==> flow/design.v <==
`timescale 1ns / 1ps
module clockDivider(input clk, rst, output reg clk_out, output tick);
reg [31:0] count; 
parameter n = 20;
always @ (posedge(clk), posedge(rst)) begin 
if (rst == 1'b1)
count <= 32'b0;
else if (count == n-1)
count <= 32'b0;
else
count <= count + 1;
end
always @ (posedge(clk), posedge(rst)) begin
if (rst == 1'b1)
clk_out <= 1'b0;
else if (count == n-1)
  clk_out <= ~clk_out;
else
 clk_out <= clk_out;
end
assign tick = (count == n-1) & ~clk_out;
endmodule
`timescale 1ns / 1ps
module refreshCounter(
input clk,
input rst,
input en,
output reg[1:0] refreshcounter
    );
    always@(posedge clk, posedge rst)
    if (rst)
    refreshcounter <= 2'd0;
    else if (en)
    refreshcounter <= refreshcounter +1; 
endmodule
`timescale 1ns / 1ps
module anodeControl(
input [1:0] refreshcounter,
output reg [3:0] anode
    );
    always @(refreshcounter)
    begin 
    case(refreshcounter)
    2'b00:
      anode= 4'b1110;
    2'b01:
      anode= 4'b1101;
    2'b10:
      anode= 4'b1011;
    2'b11:
      anode= 4'b0111;
      endcase
      end
endmodule
`timescale 1ns / 1ps
module increment(
input clk,
input rst,
input en,
input button,
output reg [3:0]in 
    );
        reg push_f;
       reg push_sync;
       reg push_sync_f;
       wire push_edge;
       always@(posedge clk, posedge rst) begin
       if (rst) begin
           push_f <= 1'b0;
           push_sync <= 1'b0;
       end else if (en) begin
           push_f <= button;
           push_sync <= push_f;    
       end
       end
       always @(posedge clk, posedge rst) begin
       if (rst) begin
           push_sync_f <= 1'b0;
       end else if (en) begin
           push_sync_f <= push_sync;
           end
       end
       assign push_edge = push_sync & ~push_sync_f;
       always @(posedge clk, posedge rst)
       begin
       if(rst)begin
       in<=0;
       end
       else if (en && push_edge)
       begin
          if (in!=9)
          in<=in+1;
          else
          in<=0;
          end
      end
endmodule
module operations(
input clk,
input en,
input [4:0] operation,
input reset,
input [3:0] dig1, dig2, dig3, dig4,
output reg [13:0] result,
output reg  negative_sign,
output reg dot
    );
    reg [7:0] num1, num2;
    always @(posedge clk) begin
      if (en) begin
        if (reset == 1) begin
            num1 <= 0;
            num2 <= 0;
        end
        else begin
            num1 <= (dig1 * 10) + dig2;
            num2 <= (dig3 * 10) + dig4;
        end
      end
    end
    always @(posedge (clk))
     begin
      if (en) begin
        if (reset == 1) begin
            result <= 16'b0;
             negative_sign <= 0;
             dot<=0;
        end
        else if (operation[0] == 1) begin     
            result <= num1 + num2;
             negative_sign <= 0;
             dot<=1;
        end
        else if (operation[1] == 1) begin     
          if (num1==num2) begin
                      result <= 0;
                      negative_sign <= 0;
                      dot<=1;
                  end
            if (num1>num2) begin
                result <= num1 - num2;
                negative_sign <= 0;
                dot<=1;
            end
            if (num2>num1) begin
                result <= num2 - num1;
                negative_sign <=  1;
                dot<=1;
            end
        end
        else if (operation[2] == 1) begin     
            result <= num1 * num2;
             negative_sign <= 0;
             dot<=1;
        end
        else if (operation[3] == 1) begin     
            result <= (num2 == 0) ? 14'd0 : num1 / num2;
             negative_sign <= 0;
            dot<=1;
        end
         else if (operation[4] == 1) begin     
                   result<= (num1 *100) + num2;
                    negative_sign <= 0;
                   dot<=0;
               end
        else
        begin
        result<= (num1 *100) + num2;
        negative_sign <= 0;
        dot<=0;
        end
      end
   end
endmodule
`timescale 1ns / 1ps
module seperate_results(input clk,
input en,
input [13:0] result,
output reg [3:0] final1, final2, final3, final4
    );
    always @(posedge clk) begin
        if (en) begin
        final1<= (result)%10;
        final2<= (result/10)%10;
        final3<= (result/100)%10;
        final4<= (result/1000)%10;
        end
    end
endmodule
module seven_seg(
input clk,
input rst,
input en,
input [3:0] in,
input dot,
output reg [7:0] out
    );
    always @(posedge(clk)) begin
                  if (en) begin
                    case(in)
                        4'b0000:             
                        out[6:0] <= 7'b0000001;    
                        4'b0001:             
                         out[6:0] <= 7'b1001111;
                        4'b0010:             
                         out[6:0] <= 7'b0010010; 
                        4'b0011:             
                         out[6:0] <= 7'b0000110;
                        4'b0100:             
                         out[6:0] <= 7'b1001100;
                        4'b0101:             
                         out[6:0] <= 7'b0100100;
                        4'b0110:             
                         out[6:0] <= 7'b0100000;
                        4'b0111:             
                         out[6:0] <= 7'b0001111;
                        4'b1000:             
                         out[6:0] <= 7'b0000000;
                        4'b1001:             
                         out[6:0] <= 7'b0000100;
                        4'b1010: 
                         out[6:0] <= 7'b1111110;                        
                        default:
                         out[6:0] <= out[6:0];
                    endcase 
                    out[7] <= dot;
                  end
    end
endmodule
`timescale 1ns / 1ps
module BCDcontrol(
input [7:0] digit1,
input [7:0] digit2,
input [7:0] digit3,
input [7:0] digit4,
input [1:0] refreshcounter,
output reg [7:0] outDigit
    );
    always @(*)
        begin 
        case(refreshcounter)
        2'd0:
          outDigit= digit1;
        2'd1:
          outDigit= digit2;
        2'd2:
          outDigit= digit3;
        2'd3:
          outDigit= digit4;
          endcase
          end
endmodule
module topmodule( input clk,
input rst,
output [3:0] anode,
output [7:0] cathode,
input B1, B2, B3, B4,
input [4:0] operation);
wire refreshclock;
wire refreshtick;
wire [1:0] refreshcounter;
wire [3:0] digit1;
wire [3:0] digit2;
wire [3:0] digit3;
wire [3:0] digit4;
wire [7:0] digit1disp;
wire [7:0] digit2disp;
wire [7:0] digit3disp;
wire [7:0] digit4disp;
wire dot;
wire [3:0] final1, final2, final3, final4; 
wire [13:0] result;     
wire negative_sign;                
clockDivider refreshclockGenerator( .clk(clk),.clk_out(refreshclock),.tick(refreshtick),.rst(rst));
refreshCounter counter(.clk(clk),.rst(rst),.en(refreshtick),.refreshcounter(refreshcounter));
anodeControl anodeControl(.refreshcounter(refreshcounter),.anode(anode));
increment case1(.clk(clk), .en(refreshtick), .rst(rst),.button(B1),.in(digit1));
increment case2(.clk(clk), .en(refreshtick), .rst(rst),.button(B2),.in(digit2));
increment case3(.clk(clk), .en(refreshtick), .rst(rst),.button(B3),.in(digit3));
increment case4(.clk(clk), .en(refreshtick), .rst(rst),.button(B4),.in(digit4));
operations operate(.clk(clk), .en(refreshtick),.operation(operation), .reset(rst), .dig1(digit1), .dig2(digit2), .dig3(digit3),.dig4(digit4), .result(result), .negative_sign(negative_sign),.dot(dot));
seperate_results seperate(.clk(clk), .en(refreshtick), .result(result), .final1(final1), .final2(final2), .final3(final3), .final4(final4));
seven_seg display1(.clk(clk), .en(refreshtick),.in(final1),.dot(1'b1),.rst(rst),.out(digit1disp));
seven_seg display2(.clk(clk), .en(refreshtick),.in(final2),.dot(1'b1),.rst(rst),.out(digit2disp));
seven_seg display3(.clk(clk), .en(refreshtick),.in(final3),.dot(dot),.rst(rst),.out(digit3disp));
seven_seg display4(.clk(clk), .en(refreshtick),.in((negative_sign) ? 4'b1010 : final4),.dot(1'b1),.rst(rst),.out(digit4disp)); 
BCDcontrol control(.digit1(digit1disp), .digit2(digit2disp),.digit3(digit3disp), .digit4(digit4disp),.refreshcounter(refreshcounter),.outDigit(cathode));
endmodule
# From RTL to reports: topmodule
# Tool output for the design above, in the order of the flow.
# Lines are those of the file above, counted from 1.
# Operators: Yosys type, input widths -> output width; for muxes data width and select width s.
# Cell names lack the library's common part.
inputs:
  top: "topmodule"
  clk_port: "clk"
  lib: "sky130hd"
  corner: "tt_025C_1v80"

# Word level
# Source: Yosys, flattened and elaborated, memories not mapped. Widths are those after wreduce. Registers that Yosys merges into a memory's read port (data or address) are not register bits. Print and check cells do not count. Equal cells are merged and count once.
bits:
  input_bits: 11
  out_inout_bits: 12
  reg_bits: 140
  elab_cells: 170
op_classes:
  compare: 2
  logic: 11
  reduce_and_logical: 20
  n_div: 8
  n_addsub: 12
  eq_ne: 50
  n_mul: 4
  n_mux: 30
op_table:
  columns: ["operator", "n"]
  rows:
  - ["$mod 32x4->32 const B", 3]
  - ["$div 14x10->32 const B", 1]
  - ["$pmux 7 s11", 4]
  - ["$div 14x7->32 const B", 1]
  - ["$div 14x4->32 const B", 1]
  - ["$mod 14x4->32 const B", 1]
  - ["$div 8x8->14", 1]
  - ["$mul 8x8->14", 1]
  - ["$mux 14", 8]
  - ["$eq 4x3->1 const B", 16]
  - ["$mul 8x5->12 const B", 1]
  - ["$eq 4x4->1 const B", 12]
  - ["$reduce_bool 11->1", 4]
  - ["$mul 4x3->7 const B", 2]
  - ["$add 32x1->32 const B", 1]
  - ["$eq 32x5->1 const B", 1]
  - ["$eq 4x2->1 const B", 8]
  - ["$pmux 8 s4", 1]
  - ["$mux 32", 1]
  - ["$mux 4", 5]
  - ["$sub 8x8->9", 2]
  - ["$add 4x1->4 const B", 4]
  - ["$eq 4x1->1 const B", 4]
  - ["$ne 4x4->1 const B", 4]
  - ["$logic_not 4->1", 4]
  - ["$add 8x4->8", 2]
  - ["$gt 8x8->1", 2]
  - ["$pmux 4 s4", 1]
# Other operator kinds: 15; their cells: 41.

# Logic depth
# Depth = most cells in a row (Yosys ltp): at word level without a register or memory, in the mapped netlist without a sequential cell, where the memories' decode and read muxes count.
depth:
  word_depth: 6
  ABC_AREA: 0
  depth_mapped: 143
  ltp_nobuf: 137

# Synthesis result
# Source: synth_stat.txt of the flow (Yosys; design flattened, memories mapped). It holds for the ABC_AREA given above (unset counts as 0); a run with the other value may have another netlist.
# Totals and module areas in this step are rounded.
mapped:
  ff_cells: 140
  buffers: 120
  synth_area_um2: 20390
  cells: 2530
  seq_area_um2: 3889
by_type:
  columns: ["cell_type", "n", "area_total_um2"]
  rows:
  - ["ha_1", 212, 2.65E+03]
  - ["edfxtp_1", 77, 2.31E+03]
  - ["dfrtp_1", 63, 1.58E+03]
  - ["xnor2_1", 125, 1094.8]
  - ["fa_1", 46, 920.883]
  - ["nor2_1", 239, 897.11]
  - ["a21oi_1", 147, 735.706]
  - ["nand2_1", 190, 713.184]
  - ["o21ai_0", 129, 645.619]
  - ["nor3_1", 120, 600.576]
  - ["inv_1", 153, 574.301]
  - ["o21a_1", 74, 555.533]
  - ["mux2_2", 49, 551.779]
  - ["xor2_1", 38, 332.819]
  - ["a21o_1", 42, 315.302]
  - ["mux2i_1", 31, 310.298]
  - ["clkbuf_1", 81, 304.042]
  - ["nand3_1", 60, 300.288]
# Not listed: further types 91, cells in them 654.
# By module: a second synthesis without flattening, with its own total; a netlist apart from the flattened one above.
hier_totals:
  cells_unflattened: 2640
  hier_area_um2: 21540
# Each row is one instance without its submodules.
by_module:
  columns: ["mod", "n_cells", "mod_area_um2", "instances", "mod_seq_area_um2"]
  rows:
  - ["operations", 1285, 10240, 1, 960.9]
  - ["seperate_results", 965, 6549, 1, 480.5]
  - ["seven_seg", 31, 409.1, 4, 240.2]
  - ["clockDivider", 133, 1570, 1, 825.8]
  - ["increment", 27, 305.3, 4, 175.2]
  - ["BCDcontrol", 10, 196.4, 1, 0.0]
  - ["refreshCounter", 6, 75.1, 1, 50.0]
  - ["topmodule", 5, 28.8, 1, 0.0]
  - ["anodeControl", 4, 22.5, 1, 0.0]

# Timing after synthesis
# Source: OpenSTA report_checks on the synthesized netlist (no wires, ideal clock, input and output delay 20% of the period each), path of least setup slack; recovery checks are left aside. Register names are those of the netlist, which keeps one name where synthesis merged equal registers.
synth_timing:
  kind: "register to register"
  startpoint: "register operate.num2[6]"
  endpoint: "register operate.result[0]"
  clock_period_ns: 32.0
  arrival_ns: 26.121
  path_slack_ns: 5.611
  launch_ns: 0.000
  setup_ns: 0.269
  n_path_buf: 6
  required_time_ns: 31.731
  path_stages: 135
  delay_ns: 26.390
  synth_period_reached_ns: 26.389
# "delay_ns" is the arrival time less input delay plus setup time.
# "path_stages" counts driving pins, that of a launching flip-flop among them; a cell with two outputs on the path counts twice.
# "synth_period_reached_ns" is the clock period less the worst setup slack; recovery checks do not enter. This is arithmetic on one report: input and output delays are still those of the set period (20% each).
# Between the ends stands the longest chain of elaborated cells between them, by number of cells; it is not shown to be the way that was timed. Of several equally long chains one is given.
# Each line given opens the expression or statement behind the cell; cells for indexed reads and writes are added by Yosys, which also makes memories of some case tables.
# At most two assigning lines are given for a register; there are more.
# The path ends at the data pin of a flip-flop with enable; ways to the enable are not counted.
synth_via:
  cell_sequence: "edfxtp_1 > clkbuf_1 > or4_1 > nor4_1 > nand3_1 > inv_1 > ha_1 > o21ai_0 > a2111oi_0 > a41oi_1 > inv_1 > ha_1 > o21a_1 > o21a_1 > o211ai_1 > mux2i_1 > ha_1 > o21a_1 > (+99 left out) > inv_1 > nand3_1 > nor4_1 > clkbuf_1 > mux2_2 > ha_1 > a21boi_0 > o21ai_0 > nand2b_1 > a21oi_1 > nor2b_1 > o21ai_0 > nand2b_1 > a2111oi_0 > and4b_1 > o22ai_1 > mux2i_1 > o31ai_1"
  elab_chain_cells: 6
  cells_between: 13
  lines_between: 8
  cone_classes: "div: 1; compare: 2; eq/ne: 1; mux: 8; reduce/logical: 1"
synth_rtl:
  columns: ["item", "line", "source"]
  rows:
  - ["start, declared", 108, "reg [7:0] num1, num2;"]
  - ["start, assigned", 113, "num2 <= 0;"]
  - ["start, assigned", 117, "num2 <= (dig3 * 10) + dig4;"]
  - ["$div 8x8->14", 157, "result <= (num2 == 0) ? 14'd0 : num1 / num2;"]
  - ["$mux 14", 157, null]
  - ["$mux 14", 156, "else if (operation[3] == 1) begin"]
  - ["$mux 14", 151, "else if (operation[2] == 1) begin"]
  - ["$mux 14", 134, "else if (operation[1] == 1) begin"]
  - ["$mux 14", 129, "else if (operation[0] == 1) begin"]
  - ["end, assigned", 130, "result <= num1 + num2;"]
  - ["end, assigned", 141, "result <= num1 - num2;"]
  - ["end, declared", 104, "output reg [13:0] result,"]

# Timing after layout
# Path of least setup slack in the final report of entry A (OpenROAD, finished layout, wires in). Where an end is a register, its clock arrival counts in the times.
layout_timing:
  kind: "register to register"
  startpoint: "register operate.num1[6]"
  endpoint: "register operate.result[0]"
  arrival_ns: 30.44
  clock_period_ns: 35.9
  n_path_buf: 3
  required_time_ns: 36.03
  launch_ns: 0.42
  path_slack_ns: 5.59
  setup_ns: 0.29
  path_stages: 134
# Between the ends stands the longest chain of elaborated cells between them, by number of cells; it is not shown to be the way that was timed. Of several equally long chains one is given.
# At most two assigning lines are given for a register; there are more.
# The path ends at the data pin of a flip-flop with enable; ways to the enable are not counted.
layout_via:
  cell_sequence: "edfxtp_1 > inv_1 > ha_1 > nor3b_1 > nor4b_1 > nand2_1 > inv_1 > ha_1 > o21ai_0 > a211o_1 > a41oi_1 > inv_1 > ha_1 > o21a_1 > o21a_1 > o211ai_1 > mux2i_1 > ha_1 > (+98 left out) > inv_1 > nand3_1 > nor4_2 > buf_4 > mux2_2 > ha_1 > a21boi_0 > o21ai_0 > nand2b_1 > a21oi_1 > nor2b_1 > o21ai_0 > nand2b_1 > a2111oi_0 > and4b_1 > o22ai_1 > mux2i_1 > o31ai_1"
  elab_chain_cells: 6
  cells_between: 12
  lines_between: 8
  cone_classes: "div: 1; compare: 2; eq/ne: 1; mux: 8"
layout_rtl:
  columns: ["item", "line", "source"]
  rows:
  - ["start, declared", 108, "reg [7:0] num1, num2;"]
  - ["start, assigned", 112, "num1 <= 0;"]
  - ["start, assigned", 116, "num1 <= (dig1 * 10) + dig2;"]
  - ["$div 8x8->14", 157, "result <= (num2 == 0) ? 14'd0 : num1 / num2;"]
  - ["$mux 14", 157, null]
  - ["$mux 14", 156, "else if (operation[3] == 1) begin"]
  - ["$mux 14", 151, "else if (operation[2] == 1) begin"]
  - ["$mux 14", 134, "else if (operation[1] == 1) begin"]
  - ["$mux 14", 129, "else if (operation[0] == 1) begin"]
  - ["end, assigned", 130, "result <= num1 + num2;"]
  - ["end, assigned", 141, "result <= num1 - num2;"]
  - ["end, declared", 104, "output reg [13:0] result,"]

Module topmodule, platform sky130hd: 4 stored runs of the flow (Yosys, OpenROAD) with differing settings, in no particular order. Input and output delays are each 20% of the period that was set; the output load is 0.01 pF.
"period_less_ws_ns" is the run's clock period less its worst setup slack. It is reckoned from that one timing run; input and output delays stay at 20% of the period that was set.
By "timing.worst_path_ns" is meant the share of the clock period that the worst setup path is allowed (20% is reserved at inputs, 20% at outputs), minus its slack. Clock arrival times at its registers enter into it.
Values from the reports are rounded here.

--- entry A ---
==> flow/run.sh <==
#!/bin/bash
# the make line also repeats the synthesis and layout settings of config.mk as NAME=value (left out here)
make -C /OpenROAD-flow-scripts/flow DESIGN_CONFIG=/design/flow/config.mk WORK_HOME=/design/flow/orfs CLKGATE_MAP_FILE= finish
==> flow/config.mk <==
export PLATFORM = sky130hd
export DESIGN_NAME = topmodule
export DESIGN_NICKNAME = topmodule
export VERILOG_FILES = /design/flow/design.v
export SDC_FILE = /design/flow/constraint.sdc
export NUM_CORES = 4
export LEC_CHECK = 0
export CAP_MARGIN = 20
export CORE_MARGIN = 2
export CORE_UTILIZATION = 40
export SLEW_MARGIN = 20
==> flow/constraint.sdc <==
create_clock -name core_clock -period 35.9 [get_ports {clk}]
set_input_delay 7.1800 -clock core_clock [delete_from_list [all_inputs] [get_ports {clk}]]
set_output_delay 7.1800 -clock core_clock [all_outputs]
set_load 0.01 [all_outputs]

==> results, as YAML <==
results:
  tns_ns: 0.000
  period_less_ws_ns: 30.306
  setup_ws_ns: 5.594
  synthArea_um2: 20390
  post_route_stdcell_area_um2: 21700
  timing.worst_path_ns: 30.31
  timing.worst_path_kind: "register to register"
  die_um2: 52790

--- entry B ---
==> flow/run.sh <==
#!/bin/bash
# the make line also repeats the synthesis and layout settings of config.mk as NAME=value (left out here)
make -C /OpenROAD-flow-scripts/flow DESIGN_CONFIG=/design/flow/config.mk WORK_HOME=/design/flow/orfs CLKGATE_MAP_FILE= finish
==> flow/config.mk <==
export PLATFORM = sky130hd
export DESIGN_NAME = topmodule
export DESIGN_NICKNAME = topmodule
export VERILOG_FILES = /design/flow/design.v
export SDC_FILE = /design/flow/constraint.sdc
export NUM_CORES = 4
export LEC_CHECK = 0
export CAP_MARGIN = 20
export CELL_PAD_IN_SITES_DETAIL_PLACEMENT = 2
export CELL_PAD_IN_SITES_GLOBAL_PLACEMENT = 3
export CORE_ASPECT_RATIO = 1.24
export CORE_MARGIN = 2
export CORE_UTILIZATION = 34
export CTS_CLUSTER_DIAMETER = 392
export CTS_CLUSTER_SIZE = 95
export GPL_ROUTABILITY_DRIVEN = 1
export GPL_TIMING_DRIVEN = 0
export HOLD_SLACK_MARGIN = 0.17
export MAX_ROUTING_LAYER = met5
export MIN_ROUTING_LAYER = met1
export PLACE_DENSITY_LB_ADDON = 0.18
export SLEW_MARGIN = 25
export TNS_END_PERCENT = 75
==> flow/constraint.sdc <==
create_clock -name core_clock -period 44.6 [get_ports {clk}]
set_input_delay 8.9200 -clock core_clock [delete_from_list [all_inputs] [get_ports {clk}]]
set_output_delay 8.9200 -clock core_clock [all_outputs]
set_load 0.01 [all_outputs]

==> results, as YAML <==
results:
  tns_ns: 0.000
  period_less_ws_ns: 32.780
  setup_ws_ns: 11.82
  synthArea_um2: 20390
  post_route_stdcell_area_um2: 22170
  timing.worst_path_ns: 32.78
  timing.worst_path_kind: "register to register"
  die_um2: 61940

--- entry C ---
==> flow/run.sh <==
#!/bin/bash
# the make line also repeats the synthesis and layout settings of config.mk as NAME=value (left out here)
make -C /OpenROAD-flow-scripts/flow DESIGN_CONFIG=/design/flow/config.mk WORK_HOME=/design/flow/orfs CLKGATE_MAP_FILE= finish
==> flow/config.mk <==
export PLATFORM = sky130hd
export DESIGN_NAME = topmodule
export DESIGN_NICKNAME = topmodule
export VERILOG_FILES = /design/flow/design.v
export SDC_FILE = /design/flow/constraint.sdc
export NUM_CORES = 4
export LEC_CHECK = 0
export CAP_MARGIN = 20
export CELL_PAD_IN_SITES_DETAIL_PLACEMENT = 1
export CORE_MARGIN = 4
export CORE_UTILIZATION = 25
export MAX_ROUTING_LAYER = met5
export MIN_ROUTING_LAYER = met1
export PLACE_DENSITY_LB_ADDON = 0.25
export SETUP_SLACK_MARGIN = -0.05
export SLEW_MARGIN = 20
export TNS_END_PERCENT = 30
==> flow/constraint.sdc <==
create_clock -name core_clock -period 32.0 [get_ports {clk}]
set_input_delay 6.4000 -clock core_clock [delete_from_list [all_inputs] [get_ports {clk}]]
set_output_delay 6.4000 -clock core_clock [all_outputs]
set_load 0.01 [all_outputs]

==> results, as YAML <==
results:
  tns_ns: 0.000
  period_less_ws_ns: 29.219
  setup_ws_ns: 2.781
  synthArea_um2: 20390
  post_route_stdcell_area_um2: 22400
  timing.worst_path_ns: 29.22
  timing.worst_path_kind: "register to register"
  die_um2: 86170

--- entry D ---
==> flow/run.sh <==
#!/bin/bash
# the make line also repeats the synthesis and layout settings of config.mk as NAME=value (left out here)
make -C /OpenROAD-flow-scripts/flow DESIGN_CONFIG=/design/flow/config.mk WORK_HOME=/design/flow/orfs CLKGATE_MAP_FILE= finish
==> flow/config.mk <==
export PLATFORM = sky130hd
export DESIGN_NAME = topmodule
export DESIGN_NICKNAME = topmodule
export VERILOG_FILES = /design/flow/design.v
export SDC_FILE = /design/flow/constraint.sdc
export NUM_CORES = 4
export LEC_CHECK = 0
export CAP_MARGIN = 20
export CELL_PAD_IN_SITES_DETAIL_PLACEMENT = 2
export CELL_PAD_IN_SITES_GLOBAL_PLACEMENT = 3
export CORE_ASPECT_RATIO = 1.24
export CORE_MARGIN = 2
export CORE_UTILIZATION = 18
export CTS_CLUSTER_DIAMETER = 129
export CTS_CLUSTER_SIZE = 95
export MAX_ROUTING_LAYER = met5
export MIN_ROUTING_LAYER = met1
export PLACE_DENSITY_LB_ADDON = 0.18
export SETUP_SLACK_MARGIN = 2.04
export SLEW_MARGIN = 25
export TNS_END_PERCENT = 15
==> flow/constraint.sdc <==
create_clock -name core_clock -period 44.6 [get_ports {clk}]
set_input_delay 8.9200 -clock core_clock [delete_from_list [all_inputs] [get_ports {clk}]]
set_output_delay 8.9200 -clock core_clock [all_outputs]
set_load 0.01 [all_outputs]

==> results, as YAML <==
results:
  tns_ns: 0.000
  period_less_ws_ns: 31.382
  setup_ws_ns: 13.22
  synthArea_um2: 20390
  post_route_stdcell_area_um2: 22950
  timing.worst_path_ns: 31.38
  timing.worst_path_kind: "register to register"
  die_um2: 116000
